==> flow/design.v <==
module MN_Serials (
    input wire [2:0] mp0, mp1, mp2, mp3, mp4, mp5, mp6, mp7,
    output wire [2:0]  mn0, mn1, mn2, mn3, mn4, mn5, mn6, mn7
);
    wire [2:0] mp [0:7];
    reg [2:0] mn [0:7];
    assign mp[0] = mp0;
    assign mp[1] = mp1;
    assign mp[2] = mp2;
    assign mp[3] = mp3;
    assign mp[4] = mp4;
    assign mp[5] = mp5;
    assign mp[6] = mp6;
    assign mp[7] = mp7;
    assign mn0 = mn[0];
    assign mn1 = mn[1];
    assign mn2 = mn[2];
    assign mn3 = mn[3];
    assign mn4 = mn[4];
    assign mn5 = mn[5];
    assign mn6 = mn[6];
    assign mn7 = mn[7];
    integer i;
    always @(*) begin
        for (i=0; i<8; i=i+1) begin
            mn[i] = 3'd0;
        end
        for (i=0; i<8; i=i+1) begin
            mn[mp[i]] = i;
        end
    end
endmodule
module NB_Series (
    input wire [2:0] mp0, mp1, mp2, mp3, mp4, mp5, mp6, mp7,mn0, mn1, mn2, mn3, mn4, mn5, mn6, mn7,
    output wire [2:0]  nb0, nb1, nb2, nb3, nb4, nb5, nb6, nb7
);
    wire [2:0] mp [0:7];
    reg [2:0] nb [0:7];
    wire [2:0] mt [0:7];
    wire [2:0] mn [0:7];
    assign mp[0] = mp0;
    assign mp[1] = mp1;
    assign mp[2] = mp2;
    assign mp[3] = mp3;
    assign mp[4] = mp4;
    assign mp[5] = mp5;
    assign mp[6] = mp6;
    assign mp[7] = mp7;
    assign mn[0] = mn0;
    assign mn[1] = mn1;
    assign mn[2] = mn2;
    assign mn[3] = mn3;
    assign mn[4] = mn4;
    assign mn[5] = mn5;
    assign mn[6] = mn6;
    assign mn[7] = mn7;
    assign nb0 = nb[0];
    assign nb1 = nb[1];
    assign nb2 = nb[2];
    assign nb3 = nb[3];
    assign nb4 = nb[4];
    assign nb5 = nb[5];
    assign nb6 = nb[6];
    assign nb7 = nb[7];
    assign mt[0] = 3'd1;
    assign mt[1] = 3'd0;
    assign mt[2] = 3'd3;
    assign mt[3] = 3'd2;
    assign mt[4] = 3'd5;
    assign mt[5] = 3'd4;
    assign mt[6] = 3'd7;
    assign mt[7] = 3'd6;
    integer i;
    always @(*) begin
        for (i=0; i<8; i=i+1) begin
            nb[i] = mn[mt[mp[i]]];
        end
    end
endmodule
`timescale 1ns / 1ps
module Priority_4_Encoder(input wire [3:0] in1, output wire [1:0] value);
    wire [1:0] data_2;
    assign value[1] = &(in1[1:0]);
    assign value[0] = data_2[0];
    assign data_2 = value[1] ? in1[3:2] : in1[1:0];
endmodule
module decoder2to4 (
    input [1:0] in,      
    output reg [3:0] out  
);
always @(*) begin
    out = 4'b0000;  
    case (in)
        2'b00: out[0] = 1;
        2'b01: out[1] = 1;
        2'b10: out[2] = 1;
        2'b11: out[3] = 1;
        default: out = 4'b0000;  
    endcase
end
endmodule
module benes_4(
    input [1:0] in0,
    input [1:0] in1,
    input [1:0] in2,
    input [1:0] in3,
    output reg state_0_0,
    output reg state_0_1,
    output reg state_0_2,
    output reg state_1_0,
    output reg state_1_1,
    output reg state_1_2
);
always @(*) begin
    case({in0, in1, in2, in3})
        {2'd0, 2'd1, 2'd2, 2'd3}: begin
            state_0_0 = 1'b1;
            state_0_1 = 1'b1;
            state_0_2 = 1'b1;
            state_1_0 = 1'b1;
            state_1_1 = 1'b1;
            state_1_2 = 1'b1;
        end
        {2'd0, 2'd1, 2'd3, 2'd2}: begin
            state_0_0 = 1'b1;
            state_0_1 = 1'b1;
            state_0_2 = 1'b1;
            state_1_0 = 1'b1;
            state_1_1 = 1'b1;
            state_1_2 = 1'b0;
        end
        {2'd0, 2'd2, 2'd1, 2'd3}: begin
            state_0_0 = 1'b1;
            state_0_1 = 1'b1;
            state_0_2 = 1'b1;
            state_1_0 = 1'b0;
            state_1_1 = 1'b0;
            state_1_2 = 1'b0;
        end
        {2'd0, 2'd2, 2'd3, 2'd1}: begin
            state_0_0 = 1'b1;
            state_0_1 = 1'b1;
            state_0_2 = 1'b1;
            state_1_0 = 1'b1;
            state_1_1 = 1'b0;
            state_1_2 = 1'b0;
        end
        {2'd0, 2'd3, 2'd1, 2'd2}: begin
            state_0_0 = 1'b1;
            state_0_1 = 1'b1;
            state_0_2 = 1'b1;
            state_1_0 = 1'b0;
            state_1_1 = 1'b0;
            state_1_2 = 1'b1;
        end
        {2'd0, 2'd3, 2'd2, 2'd1}: begin
            state_0_0 = 1'b1;
            state_0_1 = 1'b1;
            state_0_2 = 1'b1;
            state_1_0 = 1'b1;
            state_1_1 = 1'b0;
            state_1_2 = 1'b1;
        end
        {2'd1, 2'd0, 2'd2, 2'd3}: begin
            state_0_0 = 1'b1;
            state_0_1 = 1'b1;
            state_0_2 = 1'b0;
            state_1_0 = 1'b1;
            state_1_1 = 1'b1;
            state_1_2 = 1'b1;
        end
        {2'd1, 2'd0, 2'd3, 2'd2}: begin
            state_0_0 = 1'b1;
            state_0_1 = 1'b1;
            state_0_2 = 1'b0;
            state_1_0 = 1'b1;
            state_1_1 = 1'b1;
            state_1_2 = 1'b0;
        end
        {2'd1, 2'd2, 2'd0, 2'd3}: begin
            state_0_0 = 1'b1;
            state_0_1 = 1'b1;
            state_0_2 = 1'b0;
            state_1_0 = 1'b0;
            state_1_1 = 1'b0;
            state_1_2 = 1'b0;
        end
        {2'd1, 2'd2, 2'd3, 2'd0}: begin
            state_0_0 = 1'b1;
            state_0_1 = 1'b1;
            state_0_2 = 1'b0;
            state_1_0 = 1'b1;
            state_1_1 = 1'b0;
            state_1_2 = 1'b0;
        end
        {2'd1, 2'd3, 2'd0, 2'd2}: begin
            state_0_0 = 1'b1;
            state_0_1 = 1'b1;
            state_0_2 = 1'b0;
            state_1_0 = 1'b0;
            state_1_1 = 1'b0;
            state_1_2 = 1'b1;
        end
        {2'd1, 2'd3, 2'd2, 2'd0}: begin
            state_0_0 = 1'b1;
            state_0_1 = 1'b1;
            state_0_2 = 1'b0;
            state_1_0 = 1'b1;
            state_1_1 = 1'b0;
            state_1_2 = 1'b1;
        end
        {2'd2, 2'd0, 2'd1, 2'd3}: begin
            state_0_0 = 1'b1;
            state_0_1 = 1'b0;
            state_0_2 = 1'b0;
            state_1_0 = 1'b1;
            state_1_1 = 1'b1;
            state_1_2 = 1'b1;
        end
        {2'd2, 2'd0, 2'd3, 2'd1}: begin
            state_0_0 = 1'b1;
            state_0_1 = 1'b0;
            state_0_2 = 1'b0;
            state_1_0 = 1'b0;
            state_1_1 = 1'b1;
            state_1_2 = 1'b1;
        end
        {2'd2, 2'd1, 2'd0, 2'd3}: begin
            state_0_0 = 1'b1;
            state_0_1 = 1'b0;
            state_0_2 = 1'b1;
            state_1_0 = 1'b1;
            state_1_1 = 1'b1;
            state_1_2 = 1'b1;
        end
        {2'd2, 2'd1, 2'd3, 2'd0}: begin
            state_0_0 = 1'b1;
            state_0_1 = 1'b0;
            state_0_2 = 1'b1;
            state_1_0 = 1'b0;
            state_1_1 = 1'b1;
            state_1_2 = 1'b1;
        end
        {2'd2, 2'd3, 2'd0, 2'd1}: begin
            state_0_0 = 1'b1;
            state_0_1 = 1'b0;
            state_0_2 = 1'b1;
            state_1_0 = 1'b1;
            state_1_1 = 1'b0;
            state_1_2 = 1'b1;
        end
        {2'd2, 2'd3, 2'd1, 2'd0}: begin
            state_0_0 = 1'b1;
            state_0_1 = 1'b0;
            state_0_2 = 1'b0;
            state_1_0 = 1'b1;
            state_1_1 = 1'b0;
            state_1_2 = 1'b1;
        end
        {2'd3, 2'd0, 2'd1, 2'd2}: begin
            state_0_0 = 1'b1;
            state_0_1 = 1'b0;
            state_0_2 = 1'b0;
            state_1_0 = 1'b1;
            state_1_1 = 1'b1;
            state_1_2 = 1'b0;
        end
        {2'd3, 2'd0, 2'd2, 2'd1}: begin
            state_0_0 = 1'b1;
            state_0_1 = 1'b0;
            state_0_2 = 1'b0;
            state_1_0 = 1'b0;
            state_1_1 = 1'b1;
            state_1_2 = 1'b0;
        end
        {2'd3, 2'd1, 2'd0, 2'd2}: begin
            state_0_0 = 1'b1;
            state_0_1 = 1'b0;
            state_0_2 = 1'b1;
            state_1_0 = 1'b1;
            state_1_1 = 1'b1;
            state_1_2 = 1'b0;
        end
        {2'd3, 2'd1, 2'd2, 2'd0}: begin
            state_0_0 = 1'b1;
            state_0_1 = 1'b0;
            state_0_2 = 1'b1;
            state_1_0 = 1'b0;
            state_1_1 = 1'b1;
            state_1_2 = 1'b0;
        end
        {2'd3, 2'd2, 2'd0, 2'd1}: begin
            state_0_0 = 1'b1;
            state_0_1 = 1'b0;
            state_0_2 = 1'b1;
            state_1_0 = 1'b1;
            state_1_1 = 1'b0;
            state_1_2 = 1'b0;
        end
        {2'd3, 2'd2, 2'd1, 2'd0}: begin
            state_0_0 = 1'b1;
            state_0_1 = 1'b0;
            state_0_2 = 1'b0;
            state_1_0 = 1'b1;
            state_1_1 = 1'b0;
            state_1_2 = 1'b0;
        end
        default: begin
            state_0_0 = 1'b0;
            state_0_1 = 1'b0;
            state_0_2 = 1'b0;
            state_1_0 = 1'b0;
            state_1_1 = 1'b0;
            state_1_2 = 1'b0;
        end
    endcase
end
endmodule
module Benes_8p (input wire [2:0] mp0, mp1, mp2, mp3, mp4, mp5, mp6, mp7,
    input clk,
    output reg [19:0] state
);
    wire [2:0] nb0, nb1, nb2, nb3, nb4, nb5, nb6, nb7;
    wire [2:0]  mn0, mn1, mn2, mn3, mn4, mn5, mn6, mn7;
    MN_Serials m1(.mp0(mp0),
    .mp1(mp1),
    .mp2(mp2),
    .mp3(mp3),
    .mp4(mp4),
    .mp5(mp5),
    .mp6(mp6),
    .mp7(mp7),
    .mn0(mn0),
    .mn1(mn1),
    .mn2(mn2),
    .mn3(mn3),
    .mn4(mn4),
    .mn5(mn5),
    .mn6(mn6),
    .mn7(mn7)
    );
    NB_Series m2(.mp0(MP_1[0]),
    .mp1(MP_1[1]),
    .mp2(MP_1[2]),
    .mp3(MP_1[3]),
    .mp4(MP_1[4]),
    .mp5(MP_1[5]),
    .mp6(MP_1[6]),
    .mp7(MP_1[7]),
    .mn0(MN_1[0]),
    .mn1(MN_1[1]),
    .mn2(MN_1[2]),
    .mn3(MN_1[3]),
    .mn4(MN_1[4]),
    .mn5(MN_1[5]),
    .mn6(MN_1[6]),
    .mn7(MN_1[7]),
    .nb0(nb0),
    .nb1(nb1),
    .nb2(nb2),
    .nb3(nb3),
    .nb4(nb4),
    .nb5(nb5),
    .nb6(nb6),
    .nb7(nb7)
    );
    wire [2:0] mp [0:7];
    integer i, j, m;
    reg [2:0] MP_1 [0:7];
    reg [2:0] MN_1 [0:7];
    reg [2:0] MP_2 [0:7];
    reg [2:0] NB_2 [0:7];
    reg [3:0] CI_2;
    reg [2:0] MP_3 [0:7];
    reg [2:0] NB_3 [0:7];
    reg [3:0] CI_3;
    wire [2:0] P_NEXT_3_W;
    reg [2:0] P_NEXT_3;
    reg [3:0] COVER_TBL_3;
    assign P_NEXT_3_W = (NB_2[1] == 3'b000) ? 3'b010 : NB_2[1];
    wire [3:0] MASK_3_2, MASK_3;
    wire [1:0] MIN_PORT_3_W; 
    assign MASK_3_2 = 4'b0001;
    decoder2to4 d3(.in(P_NEXT_3_W[2:1]),
    .out(MASK_3)
    );
    Priority_4_Encoder p3(.in1(COVER_TBL_3),
    .value(MIN_PORT_3_W)
    );
    reg [2:0] MP_4 [0:7];
    reg [2:0] NB_4 [0:7];
    reg [3:0] CI_4;
    wire [2:0] P_NEXT_4_W, P_NEXT_4_W1;
    reg [2:0] P_NEXT_4;
    reg [3:0] COVER_TBL_4;
    assign P_NEXT_4_W = NB_3[{P_NEXT_3[2:1], ~P_NEXT_3[0]}];
    assign P_NEXT_4_W1 = (COVER_TBL_3[P_NEXT_4_W[2:1]] == 0) ? P_NEXT_4_W: {MIN_PORT_3_W,1'b0} ;
    wire [3:0] MASK_4;
    wire [1:0] MIN_PORT_4_W;
    decoder2to4 d4(.in(P_NEXT_4_W1[2:1]),
    .out(MASK_4)
    );
    Priority_4_Encoder p4(.in1(COVER_TBL_4),
    .value(MIN_PORT_4_W)
    );
    reg [2:0] P_NEXT_5;
    reg [3:0] CI_5;
    reg [2:0] MP_5 [0:7];
    wire [2:0] P_NEXT_5_W, P_NEXT_5_W1;
    assign P_NEXT_5_W = NB_4[{P_NEXT_4[2:1], ~P_NEXT_4[0]}];
    assign P_NEXT_5_W1 = (COVER_TBL_4[P_NEXT_5_W[2:1]] == 0) ? P_NEXT_5_W: {MIN_PORT_4_W,1'b0} ;
    wire [3:0] MASK_5;
    decoder2to4 d5(.in(P_NEXT_5_W1[2:1]),
    .out(MASK_5)
    );
    reg [7:0] CO;
    reg [3:0] CI_6;
    reg [1:0] ump [0:3];
    reg [1:0] dmp [0:3];
    wire state_0_0, state_0_1, state_0_2, state_1_0, state_1_1, state_1_2;
    wire state_0_0d, state_0_1d, state_0_2d, state_1_0d, state_1_1d, state_1_2d;
    benes_4 B6_U(.in0(ump[0]),
        .in1(ump[1]),
        .in2(ump[2]),
        .in3(ump[3]),
        .state_0_0(state_0_0),
        .state_0_1(state_0_1),
        .state_0_2(state_0_2),
        .state_1_0(state_1_0),
        .state_1_1(state_1_1),
        .state_1_2(state_1_2)
    );
    benes_4 B6_D(.in0(dmp[0]),
        .in1(dmp[1]),
        .in2(dmp[2]),
        .in3(dmp[3]),
        .state_0_0(state_0_0d),
        .state_0_1(state_0_1d),
        .state_0_2(state_0_2d),
        .state_1_0(state_1_0d),
        .state_1_1(state_1_1d),
        .state_1_2(state_1_2d)
    );
    always@(posedge clk)begin
        MN_1[0] <= mn0;
        MN_1[1] <= mn1;
        MN_1[2] <= mn2;
        MN_1[3] <= mn3;
        MN_1[4] <= mn4;
        MN_1[5] <= mn5;
        MN_1[6] <= mn6;
        MN_1[7] <= mn7;
        MP_1[0] <= mp0;
        MP_1[1] <= mp1;
        MP_1[2] <= mp2;
        MP_1[3] <= mp3;
        MP_1[4] <= mp4;
        MP_1[5] <= mp5;
        MP_1[6] <= mp6;
        MP_1[7] <= mp7;
        NB_2[0] <= nb0;
        NB_2[1] <= nb1;
        NB_2[2] <= nb2;
        NB_2[3] <= nb3;
        NB_2[4] <= nb4;
        NB_2[5] <= nb5;
        NB_2[6] <= nb6;
        NB_2[7] <= nb7;
        MP_2[0] <= MP_1[0];
        MP_2[1] <= MP_1[1];
        MP_2[2] <= MP_1[2];
        MP_2[3] <= MP_1[3];
        MP_2[4] <= MP_1[4];
        MP_2[5] <= MP_1[5];
        MP_2[6] <= MP_1[6];
        MP_2[7] <= MP_1[7];
        CI_2[0] <= 1'b1;
        CI_2[1] <= 1'b0;
        CI_2[2] <= 1'b0;
        CI_2[3] <= 1'b0;
        P_NEXT_3 <= P_NEXT_3_W; 
        CI_3 <= CI_2 | (MASK_3 & {4{~P_NEXT_3_W[0]}});
        MP_3[0] <= MP_2[0];
        MP_3[1] <= MP_2[1];
        MP_3[2] <= MP_2[2];
        MP_3[3] <= MP_2[3];
        MP_3[4] <= MP_2[4];
        MP_3[5] <= MP_2[5];
        MP_3[6] <= MP_2[6];
        MP_3[7] <= MP_2[7];
        NB_3[0] <= NB_2[0];
        NB_3[1] <= NB_2[1];
        NB_3[2] <= NB_2[2];
        NB_3[3] <= NB_2[3];
        NB_3[4] <= NB_2[4];
        NB_3[5] <= NB_2[5];
        NB_3[6] <= NB_2[6];
        NB_3[7] <= NB_2[7];
        COVER_TBL_3 <= MASK_3 | MASK_3_2;
        P_NEXT_4 <= P_NEXT_4_W1; 
        CI_4 <= CI_3 | (MASK_4 & {4{~P_NEXT_4_W1[0]}});
        MP_4[0] <= MP_3[0];
        MP_4[1] <= MP_3[1];
        MP_4[2] <= MP_3[2];
        MP_4[3] <= MP_3[3];
        MP_4[4] <= MP_3[4];
        MP_4[5] <= MP_3[5];
        MP_4[6] <= MP_3[6];
        MP_4[7] <= MP_3[7];
        NB_4[0] <= NB_3[0];
        NB_4[1] <= NB_3[1];
        NB_4[2] <= NB_3[2];
        NB_4[3] <= NB_3[3];
        NB_4[4] <= NB_3[4];
        NB_4[5] <= NB_3[5];
        NB_4[6] <= NB_3[6];
        NB_4[7] <= NB_3[7];
        COVER_TBL_4 <= MASK_4 | COVER_TBL_3;
        MP_5[0] <= MP_4[0];
        MP_5[1] <= MP_4[1];
        MP_5[2] <= MP_4[2];
        MP_5[3] <= MP_4[3];
        MP_5[4] <= MP_4[4];
        MP_5[5] <= MP_4[5];
        MP_5[6] <= MP_4[6];
        MP_5[7] <= MP_4[7];
        P_NEXT_5 <= P_NEXT_5_W1; 
        CI_5 <= CI_4 | (MASK_5 & {4{~P_NEXT_5_W1[0]}});
        for (i=0; i<8; i=i+1) begin
            CO[MP_5[i]] <= CI_5[i[2:1]] ^ i[0] ;
        end
        for (j=0; j<4; j=j+1) begin
            ump[j] <= (CI_5[j]== 1'b1) ? MP_5[2*j][2:1] : MP_5[2*j+1][2:1];
            dmp[j] <= (CI_5[j]== 1'b1) ? MP_5[2*j+1][2:1] : MP_5[2*j][2:1];
        end
        CI_6 <= CI_5;
        for (m=0; m<4; m=m+1) begin
            state[5*m] <= CI_6[m];
            state[5*m+4] <= CO[2*m];
        end
        state[1] <= state_0_0;
        state[2] <= state_0_1;
        state[3] <= state_0_2;
        state[6] <= state_1_0;
        state[7] <= state_1_1;
        state[8] <= state_1_2;
        state[11] <= state_0_0d;
        state[12] <= state_0_1d;
        state[13] <= state_0_2d;
        state[16] <= state_1_0d;
        state[17] <= state_1_1d;
        state[18] <= state_1_2d;
    end
endmodule
* Reports on Benes_8p
Module Benes_8p before and after one edit of its RTL, step after step.
"before" refers to lines of the RTL above, "after" to lines of the edited file.
"difference" is "after" less "before", of the values as shown; "rel. change" is that difference over "before", in percent.
Cell names lack the library's common part.
A cell with - has no value.
- Top module :: Benes_8p
- Clock :: clk
- Standard-cell library :: sky130hd
- Corner :: tt_025C_1v80

* Edit of the RTL
The edit as a unified diff against the file above.
A script made this edit. It changes what the design does and was not meant as an optimisation.
#+begin_src diff
@@ -323,4 +323,7 @@
     wire [2:0] nb0, nb1, nb2, nb3, nb4, nb5, nb6, nb7;
     wire [2:0]  mn0, mn1, mn2, mn3, mn4, mn5, mn6, mn7;
+    wire [2:0] mn6_p, mn6_n;
+    wire [2:0] mn2_p, mn2_n;
+    wire [2:0] mn4_p, mn4_n;
     MN_Serials m1(.mp0(mp0),
     .mp1(mp1),
@@ -333,11 +336,16 @@
     .mn0(mn0),
     .mn1(mn1),
-    .mn2(mn2),
+    .mn2(mn2_p),
     .mn3(mn3),
-    .mn4(mn4),
+    .mn4(mn4_p),
     .mn5(mn5),
-    .mn6(mn6),
+    .mn6(mn6_p),
     .mn7(mn7)
     );
+    MN_Serials m1_b (.mp0(mp0), .mp1(mp1), .mp2(mp2), .mp3(~mp3), .mp4(mp4), .mp5(mp5), .mp6(mp6),
+        .mp7(mp7), .mn2(mn2_n), .mn4(mn4_n), .mn6(mn6_n));
+    assign mn6 = mn6_p ^ mn6_n;
+    assign mn2 = mn2_p ^ mn2_n;
+    assign mn4 = mn4_p ^ mn4_n;
     NB_Series m2(.mp0(MP_1[0]),
     .mp1(MP_1[1]),
#+end_src

* Word-level counts
Counts by Yosys on the flattened word-level netlist (proc, flatten, opt, wreduce). Print and check cells are left out.
** Storage and ports
- flip-flop bits (word level) :: before 288, after 288, difference 0, rel. change 0.00%
- output and inout port bits :: before 20, after 20, difference 0, rel. change 0.00%
- elaborated cells :: before 608, after 644, difference +36, rel. change +5.92%
** Operators by class
- $add $sub $neg :: before 8, after 8, difference 0, rel. change 0.00%
- equality and inequality tests :: before 232, after 239, difference +7, rel. change +3.02%
- shift operators :: before 18, after 18, difference 0, rel. change 0.00%
- mux-type cells :: before 111, after 132, difference +21, rel. change +18.92%
- bitwise logic cells :: before 39, after 43, difference +4, rel. change +10.26%
- reduce/logical cells :: before 110, after 114, difference +4, rel. change +3.64%
** Operators by type and width
- case mux 3 bit (select 2 bit) :: before 56, after 77, difference +21, rel. change +37.50%
- equality test 3 bit (second input constant) :: before 100, after 104, difference +4, rel. change +4.00%
- OR reduction 7 bit :: before 56, after 59, difference +3, rel. change +5.36%
- bitwise XOR 3 bit :: before 0, after 3, difference +3
- equality test 3 x 2 -> 1 bit (second input constant) :: before 50, after 52, difference +2, rel. change +4.00%
- logical NOT 3 bit :: before 26, after 27, difference +1, rel. change +3.85%
- equality test 3 x 1 -> 1 bit (second input constant) :: before 25, after 26, difference +1, rel. change +4.00%
- inverter 3 bit :: before 0, after 1, difference +1
Operator kinds equal on both sides are left out: 27.

* Longest topological paths
Depth = most cells in a row (Yosys ltp): at word level without a register or memory, in the mapped netlist without a sequential cell, where the memories' decode and read muxes count.
** Logic depth
- depth in word-level cells :: before 19, after 19, difference 0, rel. change 0.00%
- ABC_AREA :: before 0, after 0
- depth in mapped cells :: before 8, after 9, difference +1, rel. change +12.50%
- gate-level depth less buffers :: before 8, after 9, difference +1, rel. change +12.50%

* Mapped cells and area
The flow's flattened synthesis, as Yosys stat reports it; memories are mapped. The netlist is that of the ABC_AREA named above (0 if unset); the other value can give another one.
** Synthesis totals
- standard cells after synthesis :: before 1127, after 1077, difference -50, rel. change -4.44%
- cell area after synthesis (um^2) :: before 11028.1, after 10561.4, difference -466.7, rel. change -4.23%
- area of sequential cells (um^2) :: before 5585.4, after 5525.3, difference -60.1, rel. change -1.08%
- flip-flop cells :: before 279, after 276, difference -3, rel. change -1.08%
** Cell types
- nor2_1 :: before 63, after 85, difference +22, rel. change +34.92%
- o21ai_0 :: before 61, after 48, difference -13, rel. change -21.31%
- nor3b_1 :: before 23, after 14, difference -9, rel. change -39.13%
- nand4_1 :: before 10, after 2, difference -8, rel. change -80.00%
- nand3b_1 :: before 17, after 10, difference -7, rel. change -41.18%
- clkbuf_1 :: before 58, after 52, difference -6, rel. change -10.34%
- nand3_1 :: before 36, after 42, difference +6, rel. change +16.67%
- nand2b_1 :: before 36, after 31, difference -5, rel. change -13.89%
- and3b_1 :: before 6, after 1, difference -5, rel. change -83.33%
- o21bai_1 :: before 5, after 10, difference +5, rel. change +100.00%
- mux2_2 :: before 20, after 16, difference -4, rel. change -20.00%
- o31ai_1 :: before 11, after 7, difference -4, rel. change -36.36%
- o221ai_1 :: before 8, after 4, difference -4, rel. change -50.00%
- nor4b_1 :: before 6, after 2, difference -4, rel. change -66.67%
- a211o_1 :: before 5, after 1, difference -4, rel. change -80.00%
- xnor2_1 :: before 4, after 8, difference +4, rel. change +100.00%
- dfxtp_1 :: before 279, after 276, difference -3, rel. change -1.08%
- inv_1 :: before 50, after 47, difference -3, rel. change -6.00%
Cell types equal on both sides are left out: 13.
The list need not be complete.
The figures by module come from a second, unflattened synthesis with its own total; it is not the netlist above.
** Unflattened totals
- cell total of the unflattened synthesis :: before 1023, after 1186, difference +163, rel. change +15.93%
- area total of the unflattened synthesis (um^2) :: before 11414.7, after 12472.0, difference +1057.3, rel. change +9.26%
Each row is one instance without its submodules.
** Modules, before
- Benes_8p :: times used 1, cells 571, area 7509.7 um^2, seq. area 5585.4 um^2
- NB_Series :: times used 1, cells 107, area 1476.4 um^2, seq. area 0.0 um^2
- benes_4 :: times used 2, cells 92, area 675.6 um^2, seq. area 0.0 um^2
- MN_Serials :: times used 1, cells 141, area 948.4 um^2, seq. area 0.0 um^2
- decoder2to4 :: times used 3, cells 4, area 26.3 um^2, seq. area 0.0 um^2
- Priority_4_Encoder :: times used 2, cells 4, area 25.0 um^2, seq. area 0.0 um^2
** Modules, after
- Benes_8p :: times used 1, cells 593, area 7618.6 um^2, seq. area 5585.4 um^2
- MN_Serials :: times used 2, cells 141, area 948.4 um^2, seq. area 0.0 um^2
- NB_Series :: times used 1, cells 107, area 1476.4 um^2, seq. area 0.0 um^2
- benes_4 :: times used 2, cells 92, area 675.6 um^2, seq. area 0.0 um^2
- decoder2to4 :: times used 3, cells 4, area 26.3 um^2, seq. area 0.0 um^2
- Priority_4_Encoder :: times used 2, cells 4, area 25.0 um^2, seq. area 0.0 um^2

* Path before layout
Source: OpenSTA report_checks on the synthesized netlist (no wires, ideal clock, input and output delay 20% of the period each), path of least setup slack; recovery checks are left aside. Register names are those of the netlist, which keeps one name where synthesis merged equal registers.
** Timing path post-synthesis
- path kind :: before register -> register, after register -> register
- from :: before register MP_5[3][1], after register MP_5[3][1]
- to :: before register CO[0], after register CO[0]
- period (ps) :: before 2500, after 2500, difference 0, rel. change 0.00%
- library setup time (ps) :: before 137, after 122, difference -15
- time at the first pin (ps) :: before 0, after 0, difference 0
- arrival time (ps) :: before 1852, after 1855, difference +3, rel. change +0.16%
- required time (ps) :: before 2363, after 2378, difference +15, rel. change +0.63%
- setup slack (ps) :: before 511, after 523, difference +12
- path delay (ps) :: before 1989, after 1977, difference -12, rel. change -0.60%
- stages on the path :: before 9, after 10, difference +1, rel. change +11.11%
- path buffers :: before 0, after 0, difference 0
- synthesis period reached (ps) :: before 1989, after 1977, difference -12, rel. change -0.60%
"path delay" = arrival - input delay + setup time.
"stages on the path": output pins that drive a net of the path, with the launching flip-flop's if there is one; two outputs of one cell count as two.
"synthesis period reached" = period - worst setup slack (recovery checks aside). The figure is calculated, with input and output delays left at 20% of the set period.
The rows between start and end are the longest chain of elaborated cells between them; the timing report does not say that the signal goes this way. Where chains are equally long, one stands for them.
A line is the first line of the expression or statement that the cell stems from. Yosys adds cells for indexed reads and writes and turns some case tables into memories.
Lines with a computed index may be missing from the assigning lines.
On the way, post-synthesis, before:
- Path through :: dfxtp_1 > inv_1 > ha_1 > nor4_1 > nand2_1 > and3_1 > a211o_1 > a221oi_1 > o221ai_1
- Cells in the longest elaborated chain :: 13
- Elaborated cells on any way between the ends :: 14
- RTL lines with such cells :: 1
- Classes of those cells :: add/sub: 1; shift: 2; logic: 11
** RTL lines, path post-synthesis, before
- start, declared :: line 408 : reg [2:0] MP_5 [0:7];
- start, assigned :: line 522 : MP_5[3] <= MP_4[3];
- negation 3 -> 4 bit :: line 530 : CO[MP_5[i]] <= CI_5[i[2:1]] ^ i[0] ;
- variable shift 1 x 4 -> 8 bit :: line 530
- inverter 8 bit :: line 530
- bitwise AND 8 bit :: line 530
- OR 8 bit :: line 530
- bitwise AND 8 bit :: line 530
- OR 8 bit :: line 530
- bitwise AND 8 bit :: line 530
- OR 8 bit :: line 530
- bitwise AND 8 bit :: line 530
- OR 8 bit :: line 530
- bitwise AND 8 bit :: line 530
- OR 8 bit :: line 530
- end, declared :: line 416 : reg [7:0] CO;
On the way, post-synthesis, after:
- Path through :: dfxtp_1 > inv_1 > ha_1 > or2_2 > nand3b_1 > nand3_1 > o21ai_0 > a31oi_1 > o221ai_1 > a221o_1
- Cells in the longest elaborated chain :: 13
- Elaborated cells on any way between the ends :: 14
- RTL lines with such cells :: 1
- Classes of those cells :: add/sub: 1; shift: 2; logic: 11
** RTL lines, path post-synthesis, after
- start, declared :: line 416 : reg [2:0] MP_5 [0:7];
- start, assigned :: line 530 : MP_5[3] <= MP_4[3];
- negation 3 -> 4 bit :: line 538 : CO[MP_5[i]] <= CI_5[i[2:1]] ^ i[0] ;
- variable shift 1 x 4 -> 8 bit :: line 538
- inverter 8 bit :: line 538
- bitwise AND 8 bit :: line 538
- OR 8 bit :: line 538
- bitwise AND 8 bit :: line 538
- OR 8 bit :: line 538
- bitwise AND 8 bit :: line 538
- OR 8 bit :: line 538
- bitwise AND 8 bit :: line 538
- OR 8 bit :: line 538
- bitwise AND 8 bit :: line 538
- OR 8 bit :: line 538
- end, declared :: line 424 : reg [7:0] CO;

* Path in the finished layout
Path of least setup slack in the final report of each run of pair 1 (OpenROAD, finished layout, wires in). Where an end is a register, its clock arrival counts in the times.
The report prints the path's times to 10 ps; the period is as set.
** Timing path after layout
- path kind :: before register -> register, after register -> register
- from :: before register MP_5[0][1], after register MP_5[3][1]
- to :: before register CO[4], after register CO[0]
- period (ps) :: before 2330, after 2330, difference 0, rel. change 0.00%
- library setup time (ps) :: before 80, after 110, difference +30
- time at the first pin (ps) :: before 520, after 520, difference 0, rel. change 0.00%
- arrival time (ps) :: before 2580, after 2580, difference 0, rel. change 0.00%
- required time (ps) :: before 2770, after 2740, difference -30, rel. change -1.08%
- setup slack (ps) :: before 180, after 160, difference -20
- stages on the path :: before 9, after 10, difference +1, rel. change +11.11%
- path buffers :: before 0, after 0, difference 0
The rows between start and end are the longest chain of elaborated cells between them; the timing report does not say that the signal goes this way. Where chains are equally long, one stands for them.
Lines with a computed index may be missing from the assigning lines.
On the way, after layout, before:
- Path through :: dfxtp_1 > inv_1 > ha_1 > or3b_2 > a211oi_1 > o22ai_1 > o211ai_1 > a221oi_1 > o221ai_1
- Cells in the longest elaborated chain :: 19
- Elaborated cells on any way between the ends :: 20
- RTL lines with such cells :: 1
- Classes of those cells :: add/sub: 1; shift: 2; logic: 17
** RTL lines, path after layout, before
- start, declared :: line 408 : reg [2:0] MP_5 [0:7];
- start, assigned :: line 519 : MP_5[0] <= MP_4[0];
- negation 3 -> 4 bit :: line 530 : CO[MP_5[i]] <= CI_5[i[2:1]] ^ i[0] ;
- variable shift 1 x 4 -> 8 bit :: line 530
- inverter 8 bit :: line 530
- bitwise AND 8 bit :: line 530
- OR 8 bit :: line 530
- bitwise AND 8 bit :: line 530
- OR 8 bit :: line 530
- [... 5 more ...]
- OR 8 bit :: line 530
- bitwise AND 8 bit :: line 530
- OR 8 bit :: line 530
- bitwise AND 8 bit :: line 530
- OR 8 bit :: line 530
- bitwise AND 8 bit :: line 530
- OR 8 bit :: line 530
- end, declared :: line 416 : reg [7:0] CO;
On the way, after layout, after:
- Path through :: dfxtp_2 > inv_1 > ha_1 > or2_2 > nand3b_1 > nand3_1 > o21ai_0 > a31oi_1 > o221ai_1 > a221o_1
- Cells in the longest elaborated chain :: 13
- Elaborated cells on any way between the ends :: 14
- RTL lines with such cells :: 1
- Classes of those cells :: add/sub: 1; shift: 2; logic: 11
** RTL lines, path after layout, after
- start, declared :: line 416 : reg [2:0] MP_5 [0:7];
- start, assigned :: line 530 : MP_5[3] <= MP_4[3];
- negation 3 -> 4 bit :: line 538 : CO[MP_5[i]] <= CI_5[i[2:1]] ^ i[0] ;
- variable shift 1 x 4 -> 8 bit :: line 538
- inverter 8 bit :: line 538
- bitwise AND 8 bit :: line 538
- OR 8 bit :: line 538
- bitwise AND 8 bit :: line 538
- OR 8 bit :: line 538
- bitwise AND 8 bit :: line 538
- OR 8 bit :: line 538
- bitwise AND 8 bit :: line 538
- OR 8 bit :: line 538
- bitwise AND 8 bit :: line 538
- OR 8 bit :: line 538
- end, declared :: line 424 : reg [7:0] CO;

* Measured runs
Both versions went through the flow (Yosys, OpenROAD) with the same settings in each pair. Constraints: input delay and output delay 20% of the set period each, output load 0.01 pF.
Settings, pair 1:
- CORE_UTILIZATION :: 40
- period_ns :: 2.33
- CAP_MARGIN :: 20
- CORE_MARGIN :: 2
- SLEW_MARGIN :: 20
** Measured results, pair 1
- synthesis area (um^2) :: before 11028.1, after 10561.4, difference -466.7, rel. change -4.23%
- die footprint (um^2) :: before 28913.6, after 27718.9, difference -1194.7, rel. change -4.13%
- std-cell area (final layout) (um^2) :: before 12642.1, after 12465.7, difference -176.4, rel. change -1.40%
- final design utilization :: before 0.468, after 0.48, difference +0.012
- setup slack of the critical path (ps) :: before 185, after 163, difference -22
- total negative slack on setup checks (ps) :: before 0, after 0, difference 0
- post-route worst hold slack (ps) :: before 320, after 322, difference +2
- total design power (uW) :: before 13341, after 13301, difference -40, rel. change -0.30%
- achieved clock period (ps) :: before 2145, after 2167, difference +22, rel. change +1.03%
Settings, pair 2:
- CORE_ASPECT_RATIO :: 1.94
- CORE_UTILIZATION :: 42
- CTS_CLUSTER_DIAMETER :: 138
- CTS_CLUSTER_SIZE :: 67
- GPL_ROUTABILITY_DRIVEN :: 1
- HOLD_SLACK_MARGIN :: 0.06
- SETUP_SLACK_MARGIN :: 0.34
- SLEW_MARGIN :: 15
- period_ns :: 1.31
- CAP_MARGIN :: 20
- CORE_MARGIN :: 2
** Measured results, pair 2
- synthesis area (um^2) :: before 11028.1, after 10561.4, difference -466.7, rel. change -4.23%
- die footprint (um^2) :: before 27641.5, after 26500.9, difference -1140.6, rel. change -4.13%
- std-cell area (final layout) (um^2) :: before 16164.3, after 15341.0, difference -823.3, rel. change -5.09%
- final design utilization :: before 0.625, after 0.623, difference -0.002
- setup slack of the critical path (ps) :: before -578, after -709, difference -131
- total negative slack on setup checks (ps) :: before -11428, after -11239, difference +189
- post-route worst hold slack (ps) :: before 90, after 106, difference +16
- total design power (uW) :: before 24527, after 22167, difference -2360, rel. change -9.62%
- achieved clock period (ps) :: before 1888, after 2019, difference +131, rel. change +6.94%
"achieved clock period": clock period set for the run, less the worst setup slack. It is reckoned from that one timing run; input and output delays stay at 20% of the period that was set.
"total design power": no workload was simulated; the value follows from the tool's default switching activity.
